==> flow/design.v <==
`timescale 1ns / 1ps
module SimpleCPU(clk, rst, data_fromRAM, wrEn, addr_toRAM, data_toRAM, pCounter);
parameter SIZE = 10;
input clk, rst;
input wire [31:0] data_fromRAM;
output reg wrEn;
output reg [SIZE-1:0] addr_toRAM;
output reg [31:0] data_toRAM;
output reg [SIZE-1:0] pCounter;
reg [ 3:0] opcode, opcodeNext;
reg [13:0] operand1, operand2, operand1Next, operand2Next;
reg [SIZE-1:0]   pCounterNext;
reg [31:0] num1, num2, num1Next, num2Next;
reg [ 3:0] state, stateNext;
always @(posedge clk)begin
	state    <= stateNext;
	pCounter <= pCounterNext;
	opcode   <= opcodeNext;
	operand1 <= operand1Next;
	operand2 <= operand2Next;
	num1     <= num1Next;
	num2     <= num2Next;
end
always @*begin
	stateNext    = state;
	pCounterNext = pCounter;
	opcodeNext   = opcode;
	operand1Next = operand1;
	operand2Next = operand2;
	num1Next     = num1;
	num2Next     = num2;
	addr_toRAM   = 0;
	wrEn         = 0;
	data_toRAM   = 0;
if(rst)
	begin
	stateNext    = 0;
	pCounterNext = 0;
	opcodeNext   = 0;
	operand1Next = 0;
	operand2Next = 0;
	num1Next     = 0;
	num2Next     = 0;
	addr_toRAM   = 0;
	wrEn         = 0;
	data_toRAM   = 0;
	end
else 
	case(state)                       
		0: begin											 
			pCounterNext = pCounter;
			opcodeNext   = opcode;
			operand1Next = 0;
			operand2Next = 0;
			addr_toRAM   = pCounter;
			num2Next     = 0;
			wrEn         = 0;
			data_toRAM   = 0;
			stateNext    = 1;
		end 
		1:begin                    
			pCounterNext = pCounter;
			opcodeNext   = {data_fromRAM[28], data_fromRAM[31:29]};
			operand1Next = data_fromRAM[27:14];
			operand2Next = data_fromRAM[13:0];
			addr_toRAM   = operand1Next;
			num1Next     = data_fromRAM;
			wrEn         = 0;
			data_toRAM   = 0;
			if( {data_fromRAM[28], data_fromRAM[31:29]} == 4'b0101 ) 	begin
				stateNext = 5;
				addr_toRAM = data_fromRAM[13:0];
				num1Next = operand1;
			end
			else if( {data_fromRAM[28], data_fromRAM[31:29]} == 4'b1101 ) 	begin
				stateNext = 6;
				addr_toRAM = data_fromRAM[27:14];
				num1Next = operand1;
			end
			else if(data_fromRAM[28] == 0 )  
				stateNext = 2;  
			else 
				stateNext = 3;
		end
		2: begin          
			pCounterNext = pCounter;
			opcodeNext   = opcode;
			operand1Next = operand1;
			operand2Next = operand2;
			addr_toRAM   = operand2;
			num1Next     = data_fromRAM;
			wrEn         = 0;
			data_toRAM   = operand2;
			stateNext = 3;
		end
		3: begin            
			pCounterNext = pCounter + 1;
			opcodeNext = opcode;
			operand1Next = operand1;
			operand2Next = operand2;
			addr_toRAM = operand1;
			num1Next = num1;
			wrEn = 1;
			stateNext = 0;
			case(opcode)                       
				4'b0000: data_toRAM = num1Next + data_fromRAM;  
				4'b1000: data_toRAM = data_fromRAM + operand2;  
				4'b0001: data_toRAM = ~(num1Next & data_fromRAM);  
				4'b1001: data_toRAM = ~(data_fromRAM & operand2);  
				4'b0010: begin 
					if(data_fromRAM < 32)
						data_toRAM = num1 >> data_fromRAM; 
					else
						data_toRAM = num1 << (data_fromRAM - 32); 
				end
				4'b1010: begin 
					if(operand2 < 32)
						data_toRAM = data_fromRAM >> operand2; 
					else
						data_toRAM = data_fromRAM << (operand2 - 32); 
				end
				4'b0011: data_toRAM = num1Next < data_fromRAM;  
				4'b1011: data_toRAM = data_fromRAM < operand2;  
				4'b0100: data_toRAM = data_fromRAM;  
				4'b1100: data_toRAM = operand2;  
				4'b0101: begin 
					data_toRAM = data_fromRAM;
					addr_toRAM = operand1;
					wrEn = 1;
				end
				4'b1101: begin  
					num2Next = data_fromRAM;
					addr_toRAM = num2;
					data_toRAM = data_fromRAM;
					wrEn = 1;
				end
				4'b0110: begin  
					if(data_fromRAM == 0)
						pCounterNext = num1;
					else
						pCounterNext = pCounter + 1;
					wrEn = 0;
				end
				4'b1110: begin
					pCounterNext = data_fromRAM + operand2;  
					wrEn = 0;
				end
				4'b0111: data_toRAM = num1Next * data_fromRAM;  
				4'b1111: data_toRAM = data_fromRAM * operand2;  
			endcase 
		end
		4:begin                    
			pCounterNext = pCounter + 1;
			opcodeNext   = 4'b0100;
			operand1Next = operand1;
			operand2Next = operand2;
			data_toRAM	 = num2;
			wrEn         = 1; 
			stateNext 	 = 0; 
			if(opcode == 4'b0101)
				addr_toRAM   = operand1;
			else if (opcode == 4'b1101)
				addr_toRAM   = num1 ;
		end
		5: begin      
			pCounterNext = pCounter;
			opcodeNext   = opcode;
			operand1Next = operand1;
			operand2Next = operand2;
			addr_toRAM   = data_fromRAM;
			num1Next     = data_fromRAM;
			wrEn         = 0;
			data_toRAM   = operand2;
			stateNext = 3;
		end
		6: begin      
			pCounterNext = pCounter;
			opcodeNext   = opcode;
			operand1Next = operand1;
			operand2Next = operand2;
			addr_toRAM   = data_fromRAM;
			num1Next     = data_fromRAM;
			num2Next     = data_fromRAM;
			wrEn         = 0;
			data_toRAM   = operand2;
			stateNext = 2;
		end
		default: begin
			stateNext    = 0;
			pCounterNext = 0;
			opcodeNext   = 0;
			operand1Next = 0;
			operand2Next = 0;
			num1Next     = 0;
			num2Next     = 0;
			addr_toRAM   = 0;
			wrEn         = 0;
			data_toRAM   = 0;
		end
	endcase
end
endmodule
Reports on SimpleCPU
What the tools print for SimpleCPU, step after step.
Line numbers count from 1 in the design file above.
Library cell names are shortened.
The mark - stands for no value.
Inputs
  design top: SimpleCPU
  clock port: clk
  standard-cell library: sky130hd
  timing corner: tt_025C_1v80

Word-level counts
Source: Yosys, flattened and elaborated, memories not mapped. Widths are those after wreduce. Registers that Yosys merges into a memory's read port (data or address) are not register bits. Print and check cells do not count. Equal cells are merged and count once.
Storage and ports
  output and inout port bits: 53
  register bits: 110
  elaborated cells: 96
  input port bits: 34
Cells by class
  bitwise operators: 5
  reduce/logical cells: 16
  multiply operators: 2
  equality and inequality tests: 24
  shift operators: 4
  muxes and demuxes: 29
  $lt $le $gt $ge: 4
  add/subtract/negate cells: 5
Operator list (count)
  32-bit by 32-bit multiplier with 32-bit output: 1
  32-bit by 14-bit multiplier with 32-bit output: 1
  32-bit case mux with 13-bit select: 1
  32-bit case mux with 3-bit select: 3
  32-bit two-way mux: 6
  32-bit by 32-bit << shifter with 32-bit output: 2
  32-bit NOT: 2
  10-bit case mux with 6-bit select: 1
  10-bit case mux with 3-bit select: 2
  14-bit case mux with 2-bit select: 2
  10-bit two-way mux: 5
  4-bit equality test (second input constant): 9
  32-bit by 14-bit adder with 32-bit output: 1
  32-bit by 14-bit less-than comparator with 1-bit output: 1
  32-bit by 14-bit bitwise AND with 32-bit output: 1
  32-bit by 14-bit right shift with 32-bit output: 1
  32-bit adder: 1
  32-bit less-than comparator: 1
  32-bit bitwise AND: 1
  32-bit by 32-bit right shift with 32-bit output: 1
  32-bit by 6-bit subtractor with 32-bit output (second input constant): 1
  32-bit by 6-bit less-than comparator with 1-bit output (second input constant): 1
  32-bit zero test: 1
  4-bit by 3-bit equality test with 1-bit output (second input constant): 8
  10-bit case mux with 2-bit select: 1
  4-bit by 2-bit equality test with 1-bit output (second input constant): 4
  14-bit by 6-bit subtractor with 15-bit output (second input constant): 1
  15-bit OR reduction: 1
Other operator kinds: 17; their cells: 28.

Longest topological paths
Depth = most cells in a row (Yosys ltp): at word level without a register or memory, in the mapped netlist without a sequential cell, where the memories' decode and read muxes count.
Depth
  word-level depth: 6
  ABC_AREA: 0
  depth in mapped cells: 32
  gate-level depth less buffers: 28

Netlist
The flow's flattened synthesis, as Yosys stat reports it; memories are mapped. The netlist is that of the ABC_AREA named above (0 if unset); the other value can give another one.
Cells by type
  fa_1: count 682, total area 1.37E+04 µm²
  ha_1: count 277, total area 3.47E+03 µm²
  inv_1: count 735, total area 2.76E+03 µm²
  nand2_1: count 675, total area 2533.68 µm²
  nor2_1: count 630, total area 2.36E+03 µm²
  dfxtp_1: count 90, total area 1.8E+03 µm²
  a21oi_1: count 268, total area 1.34E+03 µm²
  xnor2_1: count 140, total area 1.23E+03 µm²
  clkbuf_1: count 294, total area 1.1E+03 µm²
  mux2i_1: count 101, total area 1010.97 µm²
  o21ai_0: count 197, total area 985.946 µm²
  and2_1: count 144, total area 900.864 µm²
  a211oi_1: count 71, total area 533.011 µm²
  mux4_2: count 22, total area 495.475 µm²
  a221oi_1: count 53, total area 464.195 µm²
  nand3_1: count 91, total area 455.437 µm²
  mux2_2: count 32, total area 360.346 µm²
  nor3_1: count 71, total area 355.341 µm²
Other cell types: 71; their cells: 768.
Synthesis totals
  area of sequential cells: 1801.7 µm²
  standard cells after synthesis: 5341
  chip area (Yosys): 41406.0 µm²
  mapped flip-flops: 90
  buffers: 384

Worst setup path after synthesis
Path of least setup slack by OpenSTA after synthesis, without wires, with an ideal clock, recovery checks aside; 20% of the period is set as input and as output delay. Where synthesis merged equal registers, the netlist keeps one of their names.
Timing post-synthesis
  path kind: input to output
  start: in data_fromRAM[3]
  end: out data_toRAM[31]
  path buffers: 6
  path delay: 7.728 ns
  data required time: 11.200 ns
  launch time at the first pin: 2.800 ns
  period: 14.0 ns
  path slack: 0.672 ns
  stages on the path: 30
  data arrival time: 10.528 ns
  period reached after synthesis: 13.328 ns
"path delay" is the arrival time less input delay plus setup time.
A path that ends at an output port has no setup time.
"stages on the path" counts driving pins, that of a launching flip-flop among them; a cell with two outputs on the path counts twice.
"period reached after synthesis" = period - worst setup slack (recovery checks aside). The figure is calculated, with input and output delays left at 20% of the set period.
On the way, post-synthesis
  path through: clkbuf_1 -> clkbuf_1 -> clkbuf_1 -> clkbuf_1 -> clkbuf_1 -> clkbuf_1 -> and2_1 -> fa_1 -> inv_1 -> fa_1 -> fa_1 -> fa_1 -> inv_1 -> fa_1 -> inv_1 -> fa_1 -> inv_1 -> fa_1 -> fa_1 -> ha_1 -> and3_1 -> o31ai_1 -> o21ai_0 -> o2111ai_1 -> a211oi_1 -> o22ai_1 -> xnor2_1 -> nand2_1 -> o211ai_1 -> o211a_1
RTL lines, path post-synthesis
  start, declared: RTL line 5  | input wire [31:0] data_fromRAM;
  end, declared: RTL line 8  | output reg [31:0] data_toRAM;
No chain of elaborated cells between the ends is given.

Worst path after layout
Path of least setup slack in the final report of stored run 1 (OpenROAD, finished layout, wires in). Where an end is a register, its clock arrival counts in the times.
Timing post-layout
  path kind: input to output
  start: in data_fromRAM[4]
  end: out data_toRAM[24]
  data required time: 18.64 ns
  stages on the path: 28
  launch time at the first pin: 4.66 ns
  period: 23.3 ns
  data arrival time: 14.19 ns
  path slack: 4.45 ns
  path buffers: 3
On the way, post-layout
  path through: buf_2 -> buf_4 -> ha_1 -> fa_1 -> inv_1 -> fa_1 -> fa_1 -> inv_1 -> fa_1 -> ha_1 -> ha_1 -> inv_1 -> fa_1 -> inv_1 -> fa_1 -> ha_1 -> nor4_1 -> o21ai_0 -> a2111o_1 -> a31oi_1 -> o21ai_0 -> a311o_1 -> nand2_1 -> nand3_1 -> a21oi_1 -> a211oi_1 -> a221oi_1 -> clkdlybuf4s50_1
RTL lines, path post-layout
  start, declared: RTL line 5  | input wire [31:0] data_fromRAM;
  end, declared: RTL line 8  | output reg [31:0] data_toRAM;
No chain of elaborated cells between the ends is given.

Measured data: module SimpleCPU, platform sky130hd, 2 stored runs of the flow under differing settings, order arbitrary. Input and output delays are each 20% of the period that was set; the output load is 0.01 pF.
"achieved clock period (ns)": clock period set for the run, less the worst setup slack. It is reckoned from that one timing run; input and output delays stay at 20% of the period that was set.
"worst setup path time (ns)" means the part of the period allowed to the worst setup path (the constraints hold back 20% at inputs and 20% at outputs) less its slack; where the path has registers, the arrival times of their clocks count too.
By "finish__power__total" is meant OpenSTA's value without simulated activity: inputs other than the clock are taken to toggle once in ten clock periods, and the tool carries that through the logic.

Flow files of stored run 1
==> flow/run.sh <==
#!/bin/bash
# the make line also repeats the synthesis and layout settings of config.mk as NAME=value (left out here)
make -C /OpenROAD-flow-scripts/flow DESIGN_CONFIG=/design/flow/config.mk WORK_HOME=/design/flow/orfs CLKGATE_MAP_FILE= finish
==> flow/config.mk <==
export PLATFORM = sky130hd
export DESIGN_NAME = SimpleCPU
export DESIGN_NICKNAME = SimpleCPU
export VERILOG_FILES = /design/flow/design.v
export SDC_FILE = /design/flow/constraint.sdc
export NUM_CORES = 4
export LEC_CHECK = 0
export CAP_MARGIN = 20
export CELL_PAD_IN_SITES_DETAIL_PLACEMENT = 1
export CORE_MARGIN = 2
export CORE_UTILIZATION = 46
export CTS_CLUSTER_DIAMETER = 259
export CTS_CLUSTER_SIZE = 48
export SLEW_MARGIN = 20
==> flow/constraint.sdc <==
create_clock -name core_clock -period 23.3 [get_ports {clk}]
set_input_delay 4.6600 -clock core_clock [delete_from_list [all_inputs] [get_ports {clk}]]
set_output_delay 4.6600 -clock core_clock [all_outputs]
set_load 0.01 [all_outputs]

report of stored run 1
yosys chip area after synthesis (um^2): 41406.0
finish__design__die__area: 92428.2
finish__design__instance__area__stdcell: 43844.6
finish__design__instance__utilization: 0.4893
finish__timing__setup__ws: 4.447
finish__timing__setup__tns: 0.000
finish__timing__hold__ws: 0.454
finish__power__total: 1.300e-03
achieved clock period (ns): 18.853
worst setup path time (ns): 9.53
worst setup path kind: input to output

Flow files of stored run 2
==> flow/run.sh <==
#!/bin/bash
# the make line also repeats the synthesis and layout settings of config.mk as NAME=value (left out here)
make -C /OpenROAD-flow-scripts/flow DESIGN_CONFIG=/design/flow/config.mk WORK_HOME=/design/flow/orfs CLKGATE_MAP_FILE= finish
==> flow/config.mk <==
export PLATFORM = sky130hd
export DESIGN_NAME = SimpleCPU
export DESIGN_NICKNAME = SimpleCPU
export VERILOG_FILES = /design/flow/design.v
export SDC_FILE = /design/flow/constraint.sdc
export NUM_CORES = 4
export LEC_CHECK = 0
export ABC_AREA = 1
export CAP_MARGIN = 35
export CORE_MARGIN = 2
export CORE_UTILIZATION = 40
export CTS_CLUSTER_DIAMETER = 59
export GPL_TIMING_DRIVEN = 0
export HOLD_SLACK_MARGIN = 0.3
export MAX_ROUTING_LAYER = met4
export SLEW_MARGIN = 20
export TNS_END_PERCENT = 10
==> flow/constraint.sdc <==
create_clock -name core_clock -period 14.0 [get_ports {clk}]
set_input_delay 2.8000 -clock core_clock [delete_from_list [all_inputs] [get_ports {clk}]]
set_output_delay 2.8000 -clock core_clock [all_outputs]
set_load 0.01 [all_outputs]

report of stored run 2
yosys chip area after synthesis (um^2): 43306.5
finish__design__die__area: 110916.0
finish__design__instance__area__stdcell: 47744.5
finish__design__instance__utilization: 0.4454
finish__timing__setup__ws: 0.090
finish__timing__setup__tns: 0.000
finish__timing__hold__ws: 0.471
finish__power__total: 2.876e-03
achieved clock period (ns): 13.910
worst setup path time (ns): 8.31
worst setup path kind: input to output
